==> flow/design.v <==
module neuron_intra_Nbits #(
    parameter N = 16,
    parameter N_INPUTS = 16,
    parameter LOG_N_INPUTS = 4  
) (
    input  wire                         clk,
    input  wire                         rst,
    input  wire                         en,
    input  wire signed [N*N_INPUTS-1:0] W,     
    input  wire signed [N*N_INPUTS-1:0] X_N,   
    output reg signed [         N-1:0] Out
);
  wire signed [2*N*N_INPUTS-1:0] prod;
  wire signed [         N-1:0] act_out;
  genvar i;
  generate
    for (i = 0; i < N_INPUTS; i = i + 1) begin : mults
      wire signed [N-1:0] Wi;
      wire signed [N-1:0] Xi;
      assign Wi = W[i*N+:N];
      assign Xi = X_N[i*N+:N];
      assign prod[i*2*N+:2*N] = Wi * Xi;
    end
  endgenerate
  genvar j, k;
  generate
    for (j = 0; j < LOG_N_INPUTS; j = j + 1) begin : ADDER_TREE
      wire signed [2*N*(N_INPUTS >> (j+1))-1:0] sum_stage;
      if(j == 0) begin
        for (k = 0; k < (N_INPUTS >> (j+1)); k = k + 1) begin : STAGE0
          assign sum_stage[2*k*N+:2*N] = prod[2*k*2*N+:2*N] + prod[(2*k+1)*2*N+:2*N];
        end
      end else begin
        for (k = 0; k < (N_INPUTS >> (j+1)); k = k + 1) begin : STAGEJ
          assign sum_stage[2*k*N+:2*N] = ADDER_TREE[j-1].sum_stage[2*k*2*N+:2*N] + ADDER_TREE[j-1].sum_stage[(2*k+1)*2*N+:2*N];
        end
      end
    end
    wire signed [2*N-1:0] sum_all;
    assign sum_all = ADDER_TREE[LOG_N_INPUTS-1].sum_stage;
  endgenerate
  reg signed [2*N-1:0] acc;
  always @(posedge clk or posedge rst) begin
    if (rst) begin
		acc <= 0;
		Out <= 0;
	 end
    else if (en) begin
		acc <= sum_all;
		Out <= act_out;
	 end
  end
  localparam signed [N-1:0] MAX_VAL = {1'b0, {(N-1){1'b1}}};  
  assign act_out = (acc < 0) ? 0 : (acc > MAX_VAL) ? MAX_VAL : acc;
endmodule
-- Reports on neuron_intra_Nbits
Tool output for the design above, in the order of the flow.
Lines are those of the file above, counted from 1.
Operators carry their Yosys type and port widths (W data, S select, Z words).
A cell with -- has no value.
- design top: neuron_intra_Nbits
- clock: clk
- cell library: sky130hd
- library corner: tt_025C_1v80

-- After elaboration
Source: Yosys, flattened and elaborated, memories not mapped. Widths are those after wreduce; folded enables and synchronous resets count as part of the registers. Registers that Yosys merges into a memory's read port (data or address) are not register bits. Print and check cells do not count. Equal cells are merged and count once.
- memories kept: 0
- bits in registers: 48
- memory bits (read-only): 0
- noted output and inout port bits: 16
- elaborated cells: 37
- noted latch bits: 0
- bits of input ports: 515
- bits in writable memories: 0
- noted clocked read ports x word width: 0
- noted add/subtract/negate cells: 15
- noted divide/modulo/power cells: 0
- noted multiply operators: 16
- shift operators: 0
- eq/ne operators at 0
- multiplexer cells at 2
- $lt $le $gt $ge at 2
- bitwise gates (word level): 0
- noted reduce/logical cells: 0
- operators by type and width (operator ; count):
    $mul A16 B16 Y32 ; 16
    $add A32 B32 Y32 ; 15
    $lt A32 B1 Y1 const B ; 1
    $gt A32 B16 Y1 const B ; 1
    $mux W16 ; 2

-- Logic depth
Longest topological path by Yosys (ltp), each cell counted once; first at word level (registers and memories cut), then after technology mapping (sequential cells cut; the memories' decode and read muxes count).
- word-level depth: 5
- noted ABC_AREA: 0
- mapped depth: 40
- mapped depth without buffers at 39

-- Netlist
Source: synth_stat.txt of the flow (Yosys; design flattened, memories mapped). It holds for the ABC_AREA given above (unset counts as 0); a run with the other value may have another netlist.
The area totals of this step are shown rounded.
- noted chip area (Yosys): 0.16 mm^2
- sequential area: 0.0012 mm^2
- standard cells after synthesis: 16236
- flip-flop cells: 48
- buffers: 522
- cells by type (cell ; count ; total area (um^2)):
    sky130_fd_sc_hd__fa_1 ; 5042 ; 1.01E+05
    sky130_fd_sc_hd__inv_1 ; 5257 ; 1.97E+04
    sky130_fd_sc_hd__and2_1 ; 1760 ; 1.1E+04
    sky130_fd_sc_hd__ha_1 ; 828 ; 1.04E+04
    sky130_fd_sc_hd__nand2_1 ; 2113 ; 7.93E+03
    sky130_fd_sc_hd__clkbuf_1 ; 509 ; 1.91E+03
    sky130_fd_sc_hd__xnor2_1 ; 207 ; 1.81E+03
    sky130_fd_sc_hd__dfrtp_1 ; 48 ; 1.2E+03
    sky130_fd_sc_hd__nand2b_1 ; 162 ; 1.01E+03
    sky130_fd_sc_hd__nor2b_1 ; 73 ; 456.688
    sky130_fd_sc_hd__xor2_1 ; 34 ; 297.786
    sky130_fd_sc_hd__mux2_2 ; 25 ; 281.52
    sky130_fd_sc_hd__nor2_1 ; 48 ; 180.173
    sky130_fd_sc_hd__o31ai_1 ; 18 ; 135.13
    sky130_fd_sc_hd__a21oi_1 ; 23 ; 115.11
    sky130_fd_sc_hd__a21o_1 ; 14 ; 105.101
    sky130_fd_sc_hd__o21ai_0 ; 19 ; 95.091
    sky130_fd_sc_hd__buf_1 ; 13 ; 48.797
Not listed: further types 23, cells in them 43.

-- Path before layout
Source: OpenSTA report_checks on the synthesized netlist (no wires, ideal clock, input and output delay 20% of the period each), path of least setup slack; recovery checks are left aside. Register names are those of the netlist, which keeps one name where synthesis merged equal registers.
- path type: input to register
- from: in W[63]
- to: reg acc[31]
- input delay at 2.700 ns
- noted buffers on the path: 1
- setup slack: 0.812 ns
- required time: 13.375 ns
- noted library setup time: 0.125 ns
- launch time at the first pin: 2.700 ns
- noted delay of the path: 9.988 ns
- stages on the path: 35
- arrival at 12.563 ns
- clock period at 13.5 ns
- noted synthesis period reached: 12.688 ns
"delay of the path" = arrival - input delay + setup time.
"stages on the path": output pins that drive a net of the path, with the launching flip-flop's if there is one; two outputs of one cell count as two.
"synthesis period reached" = period - worst setup slack (recovery checks aside). The figure is calculated, with input and output delays left at 20% of the set period.
The rows between start and end are the longest chain of elaborated cells between them; the timing report does not say that the signal goes this way. Where chains are equally long, one stands for them.
Each line given opens the expression or statement behind the cell; cells for indexed reads and writes are added by Yosys, which also makes memories of some case tables.
- cells stage by stage: sky130_fd_sc_hd__clkbuf_1 sky130_fd_sc_hd__nand2_1 sky130_fd_sc_hd__inv_1 sky130_fd_sc_hd__fa_1 sky130_fd_sc_hd__fa_1 sky130_fd_sc_hd__inv_1 sky130_fd_sc_hd__fa_1 sky130_fd_sc_hd__fa_1 sky130_fd_sc_hd__fa_1 sky130_fd_sc_hd__fa_1 sky130_fd_sc_hd__inv_1 sky130_fd_sc_hd__fa_1 sky130_fd_sc_hd__inv_1 sky130_fd_sc_hd__fa_1 sky130_fd_sc_hd__inv_1 sky130_fd_sc_hd__fa_1 sky130_fd_sc_hd__fa_1 sky130_fd_sc_hd__fa_1 sky130_fd_sc_hd__fa_1 sky130_fd_sc_hd__inv_1 sky130_fd_sc_hd__fa_1 sky130_fd_sc_hd__inv_1 sky130_fd_sc_hd__ha_1 sky130_fd_sc_hd__a21o_1 sky130_fd_sc_hd__a21o_1 sky130_fd_sc_hd__a21oi_1 sky130_fd_sc_hd__o21ai_0 sky130_fd_sc_hd__a211o_1 sky130_fd_sc_hd__a21oi_2 sky130_fd_sc_hd__o21ai_1 sky130_fd_sc_hd__a21oi_1 sky130_fd_sc_hd__o21ai_1 sky130_fd_sc_hd__a21oi_2 sky130_fd_sc_hd__xnor2_1 sky130_fd_sc_hd__mux2_2
- cells in the longest elaborated chain at 5
- elaborated cells on any way between the ends: 5
- RTL lines with such cells at 3
- classes of those cells: 4 x add/sub; 1 x mul
- ends and longest elaborated chain, after synthesis (what ; RTL line ; RTL):
    start: declaration ; 9 ; input  wire signed [N*N_INPUTS-1:0] W,
    $mul A16 B16 Y32 ; 22 ; assign prod[i*2*N+:2*N] = Wi * Xi;
    $add A32 B32 Y32 ; 31 ; assign sum_stage[2*k*N+:2*N] = prod[2*k*2*N+:2*N] + prod[(2*k+1)*2*N+:2*N];
    $add A32 B32 Y32 x3 ; 35 ; assign sum_stage[2*k*N+:2*N] = ADDER_TREE[j-1].sum_stage[2*k*2*N+:2*N] + ADDER_TREE[j-1].sum_stage[(2*k+1)*2*N ...
    end: assignment ; 45 ; acc <= 0;
    end: assignment ; 49 ; acc <= sum_all;
    end: declaration ; 42 ; reg signed [2*N-1:0] acc;

-- Path in the finished layout
From the final timing report of flow run A: the path of least setup slack in the routed layout; clock arrival at registers is part of the times.
- path type: input to register
- from: in X_N[228]
- to: reg acc[28]
- arrival at 13.48 ns
- stages on the path: 34
- input delay at 2.70 ns
- setup slack: 0.25 ns
- clock period at 13.5 ns
- required time: 13.73 ns
- noted buffers on the path: 4
- launch time at the first pin: 2.70 ns
- noted library setup time: 0.11 ns
The rows between start and end are the longest chain of elaborated cells between them; the timing report does not say that the signal goes this way. Where chains are equally long, one stands for them.
- cells stage by stage: sky130_fd_sc_hd__clkdlybuf4s50_1 sky130_fd_sc_hd__buf_12 sky130_fd_sc_hd__buf_4 sky130_fd_sc_hd__and2_1 sky130_fd_sc_hd__fa_1 sky130_fd_sc_hd__inv_1 sky130_fd_sc_hd__fa_1 sky130_fd_sc_hd__fa_1 sky130_fd_sc_hd__fa_1 sky130_fd_sc_hd__buf_4 sky130_fd_sc_hd__fa_1 sky130_fd_sc_hd__inv_1 sky130_fd_sc_hd__fa_1 sky130_fd_sc_hd__fa_1 sky130_fd_sc_hd__fa_1 sky130_fd_sc_hd__fa_1 sky130_fd_sc_hd__inv_1 sky130_fd_sc_hd__fa_1 sky130_fd_sc_hd__fa_1 sky130_fd_sc_hd__fa_1 sky130_fd_sc_hd__inv_1 sky130_fd_sc_hd__fa_1 sky130_fd_sc_hd__ha_1 sky130_fd_sc_hd__a211o_1 sky130_fd_sc_hd__a211oi_4 sky130_fd_sc_hd__o31ai_4 sky130_fd_sc_hd__a211o_1 sky130_fd_sc_hd__a21oi_2 sky130_fd_sc_hd__nor2b_2 sky130_fd_sc_hd__a21oi_2 sky130_fd_sc_hd__o2bb2ai_2 sky130_fd_sc_hd__o21ai_1 sky130_fd_sc_hd__xor2_1 sky130_fd_sc_hd__mux2_2
- cells in the longest elaborated chain at 5
- elaborated cells on any way between the ends: 5
- RTL lines with such cells at 3
- classes of those cells: 4 x add/sub; 1 x mul
- ends and longest elaborated chain, after layout (what ; RTL line ; RTL):
    start: declaration ; 10 ; input  wire signed [N*N_INPUTS-1:0] X_N,
    $mul A16 B16 Y32 ; 22 ; assign prod[i*2*N+:2*N] = Wi * Xi;
    $add A32 B32 Y32 ; 31 ; assign sum_stage[2*k*N+:2*N] = prod[2*k*2*N+:2*N] + prod[(2*k+1)*2*N+:2*N];
    $add A32 B32 Y32 x3 ; 35 ; assign sum_stage[2*k*N+:2*N] = ADDER_TREE[j-1].sum_stage[2*k*2*N+:2*N] + ADDER_TREE[j-1].sum_stage[(2*k+1)*2*N ...
    end: assignment ; 45 ; acc <= 0;
    end: assignment ; 49 ; acc <= sum_all;
    end: declaration ; 42 ; reg signed [2*N-1:0] acc;

Top module neuron_intra_Nbits; platform sky130hd; tools Yosys and OpenROAD; 4 stored runs in no particular order. Input and output delays are each 20% of the period that was set; the output load is 0.01 pF.
By "period reached" is meant the clock period of the run minus its worst setup slack. This is arithmetic on one report: input and output delays are still those of the set period (20% each).
"worst setup path time" means the part of the period allowed to the worst setup path (the constraints hold back 20% at inputs and 20% at outputs) less its slack; where the path has registers, the arrival times of their clocks count too.
Measured values are rounded.

Flow run A

==> flow/run.sh <==
#!/bin/bash
# the make line also repeats the synthesis and layout settings of config.mk as NAME=value (left out here)
make -C /OpenROAD-flow-scripts/flow DESIGN_CONFIG=/design/flow/config.mk WORK_HOME=/design/flow/orfs CLKGATE_MAP_FILE= finish
==> flow/config.mk <==
export PLATFORM = sky130hd
export DESIGN_NAME = neuron_intra_Nbits
export DESIGN_NICKNAME = neuron_intra_Nbits
export VERILOG_FILES = /design/flow/design.v
export SDC_FILE = /design/flow/constraint.sdc
export NUM_CORES = 4
export LEC_CHECK = 0
export CAP_MARGIN = 10
export CORE_ASPECT_RATIO = 1.08
export CORE_MARGIN = 10
export CORE_UTILIZATION = 22
export CTS_CLUSTER_DIAMETER = 264
export CTS_CLUSTER_SIZE = 71
export GPL_ROUTABILITY_DRIVEN = 0
export MAX_ROUTING_LAYER = met4
export PLACE_DENSITY_LB_ADDON = 0.07
export SLEW_MARGIN = 35
==> flow/constraint.sdc <==
create_clock -name core_clock -period 13.5 [get_ports {clk}]
set_input_delay 2.7000 -clock core_clock [delete_from_list [all_inputs] [get_ports {clk}]]
set_output_delay 2.7000 -clock core_clock [all_outputs]
set_load 0.01 [all_outputs]

Measured in flow run A:
- chip area after synthesis (Yosys): 0.16 mm^2
- die size: 0.75 mm^2
- standard-cell area after routing: 0.19 mm^2
- post-layout utilization: 0.26
- noted the setup slack of the worst path: 0.25 ns
- noted the post-route setup TNS: 0.000 ns
- worst hold slack after layout at 0.49 ns
- period reached: 13.253 ns
- noted the worst setup path time: 10.55 ns
- critical path type: input to register

Flow run B

==> flow/run.sh <==
#!/bin/bash
# the make line also repeats the synthesis and layout settings of config.mk as NAME=value (left out here)
make -C /OpenROAD-flow-scripts/flow DESIGN_CONFIG=/design/flow/config.mk WORK_HOME=/design/flow/orfs CLKGATE_MAP_FILE= finish
==> flow/config.mk <==
export PLATFORM = sky130hd
export DESIGN_NAME = neuron_intra_Nbits
export DESIGN_NICKNAME = neuron_intra_Nbits
export VERILOG_FILES = /design/flow/design.v
export SDC_FILE = /design/flow/constraint.sdc
export NUM_CORES = 4
export LEC_CHECK = 0
export CAP_MARGIN = 20
export CELL_PAD_IN_SITES_DETAIL_PLACEMENT = 0
export CELL_PAD_IN_SITES_GLOBAL_PLACEMENT = 2
export CORE_ASPECT_RATIO = 1.31
export CORE_MARGIN = 2
export CORE_UTILIZATION = 59
export CTS_CLUSTER_DIAMETER = 138
export CTS_CLUSTER_SIZE = 19
export GPL_ROUTABILITY_DRIVEN = 0
export GPL_TIMING_DRIVEN = 1
export MAX_ROUTING_LAYER = met4
export PLACE_DENSITY = 0.56
export SETUP_SLACK_MARGIN = 3.47
export SLEW_MARGIN = 40
==> flow/constraint.sdc <==
create_clock -name core_clock -period 13.1 [get_ports {clk}]
set_input_delay 2.6200 -clock core_clock [delete_from_list [all_inputs] [get_ports {clk}]]
set_output_delay 2.6200 -clock core_clock [all_outputs]
set_load 0.01 [all_outputs]

Measured in flow run B:
- chip area after synthesis (Yosys): 0.16 mm^2
- die size: 0.27 mm^2
- standard-cell area after routing: 0.18 mm^2
- post-layout utilization: 0.69
- noted the setup slack of the worst path: 0.72 ns
- noted the post-route setup TNS: 0.000 ns
- worst hold slack after layout at 0.49 ns
- period reached: 12.383 ns
- noted the worst setup path time: 9.76 ns
- critical path type: input to register

Flow run C

==> flow/run.sh <==
#!/bin/bash
# the make line also repeats the synthesis and layout settings of config.mk as NAME=value (left out here)
make -C /OpenROAD-flow-scripts/flow DESIGN_CONFIG=/design/flow/config.mk WORK_HOME=/design/flow/orfs CLKGATE_MAP_FILE= finish
==> flow/config.mk <==
export PLATFORM = sky130hd
export DESIGN_NAME = neuron_intra_Nbits
export DESIGN_NICKNAME = neuron_intra_Nbits
export VERILOG_FILES = /design/flow/design.v
export SDC_FILE = /design/flow/constraint.sdc
export NUM_CORES = 4
export LEC_CHECK = 0
export ABC_AREA = 1
export CAP_MARGIN = 40
export CORE_MARGIN = 2
export CORE_UTILIZATION = 40
export GPL_ROUTABILITY_DRIVEN = 0
export PLACE_DENSITY = 0.46
export SETUP_SLACK_MARGIN = 0.29
export SLEW_MARGIN = 20
==> flow/constraint.sdc <==
create_clock -name core_clock -period 13.0 [get_ports {clk}]
set_input_delay 2.6000 -clock core_clock [delete_from_list [all_inputs] [get_ports {clk}]]
set_output_delay 2.6000 -clock core_clock [all_outputs]
set_load 0.01 [all_outputs]

Measured in flow run C:
- chip area after synthesis (Yosys): 0.16 mm^2
- die size: 0.41 mm^2
- standard-cell area after routing: 0.18 mm^2
- post-layout utilization: 0.45
- noted the setup slack of the worst path: 0.57 ns
- noted the post-route setup TNS: 0.000 ns
- worst hold slack after layout at 0.47 ns
- period reached: 12.435 ns
- noted the worst setup path time: 9.83 ns
- critical path type: input to register

Flow run D

==> flow/run.sh <==
#!/bin/bash
# the make line also repeats the synthesis and layout settings of config.mk as NAME=value (left out here)
make -C /OpenROAD-flow-scripts/flow DESIGN_CONFIG=/design/flow/config.mk WORK_HOME=/design/flow/orfs CLKGATE_MAP_FILE= finish
==> flow/config.mk <==
export PLATFORM = sky130hd
export DESIGN_NAME = neuron_intra_Nbits
export DESIGN_NICKNAME = neuron_intra_Nbits
export VERILOG_FILES = /design/flow/design.v
export SDC_FILE = /design/flow/constraint.sdc
export NUM_CORES = 4
export LEC_CHECK = 0
export CAP_MARGIN = 20
export CORE_MARGIN = 2
export CORE_UTILIZATION = 40
export SETUP_SLACK_MARGIN = 2.6
export SLEW_MARGIN = 20
==> flow/constraint.sdc <==
create_clock -name core_clock -period 13.3 [get_ports {clk}]
set_input_delay 2.6600 -clock core_clock [delete_from_list [all_inputs] [get_ports {clk}]]
set_output_delay 2.6600 -clock core_clock [all_outputs]
set_load 0.01 [all_outputs]

Measured in flow run D:
- chip area after synthesis (Yosys): 0.16 mm^2
- die size: 0.4 mm^2
- standard-cell area after routing: 0.18 mm^2
- post-layout utilization: 0.47
- noted the setup slack of the worst path: 0.73 ns
- noted the post-route setup TNS: 0.000 ns
- worst hold slack after layout at 0.49 ns
- period reached: 12.569 ns
- noted the worst setup path time: 9.91 ns
- critical path type: input to register
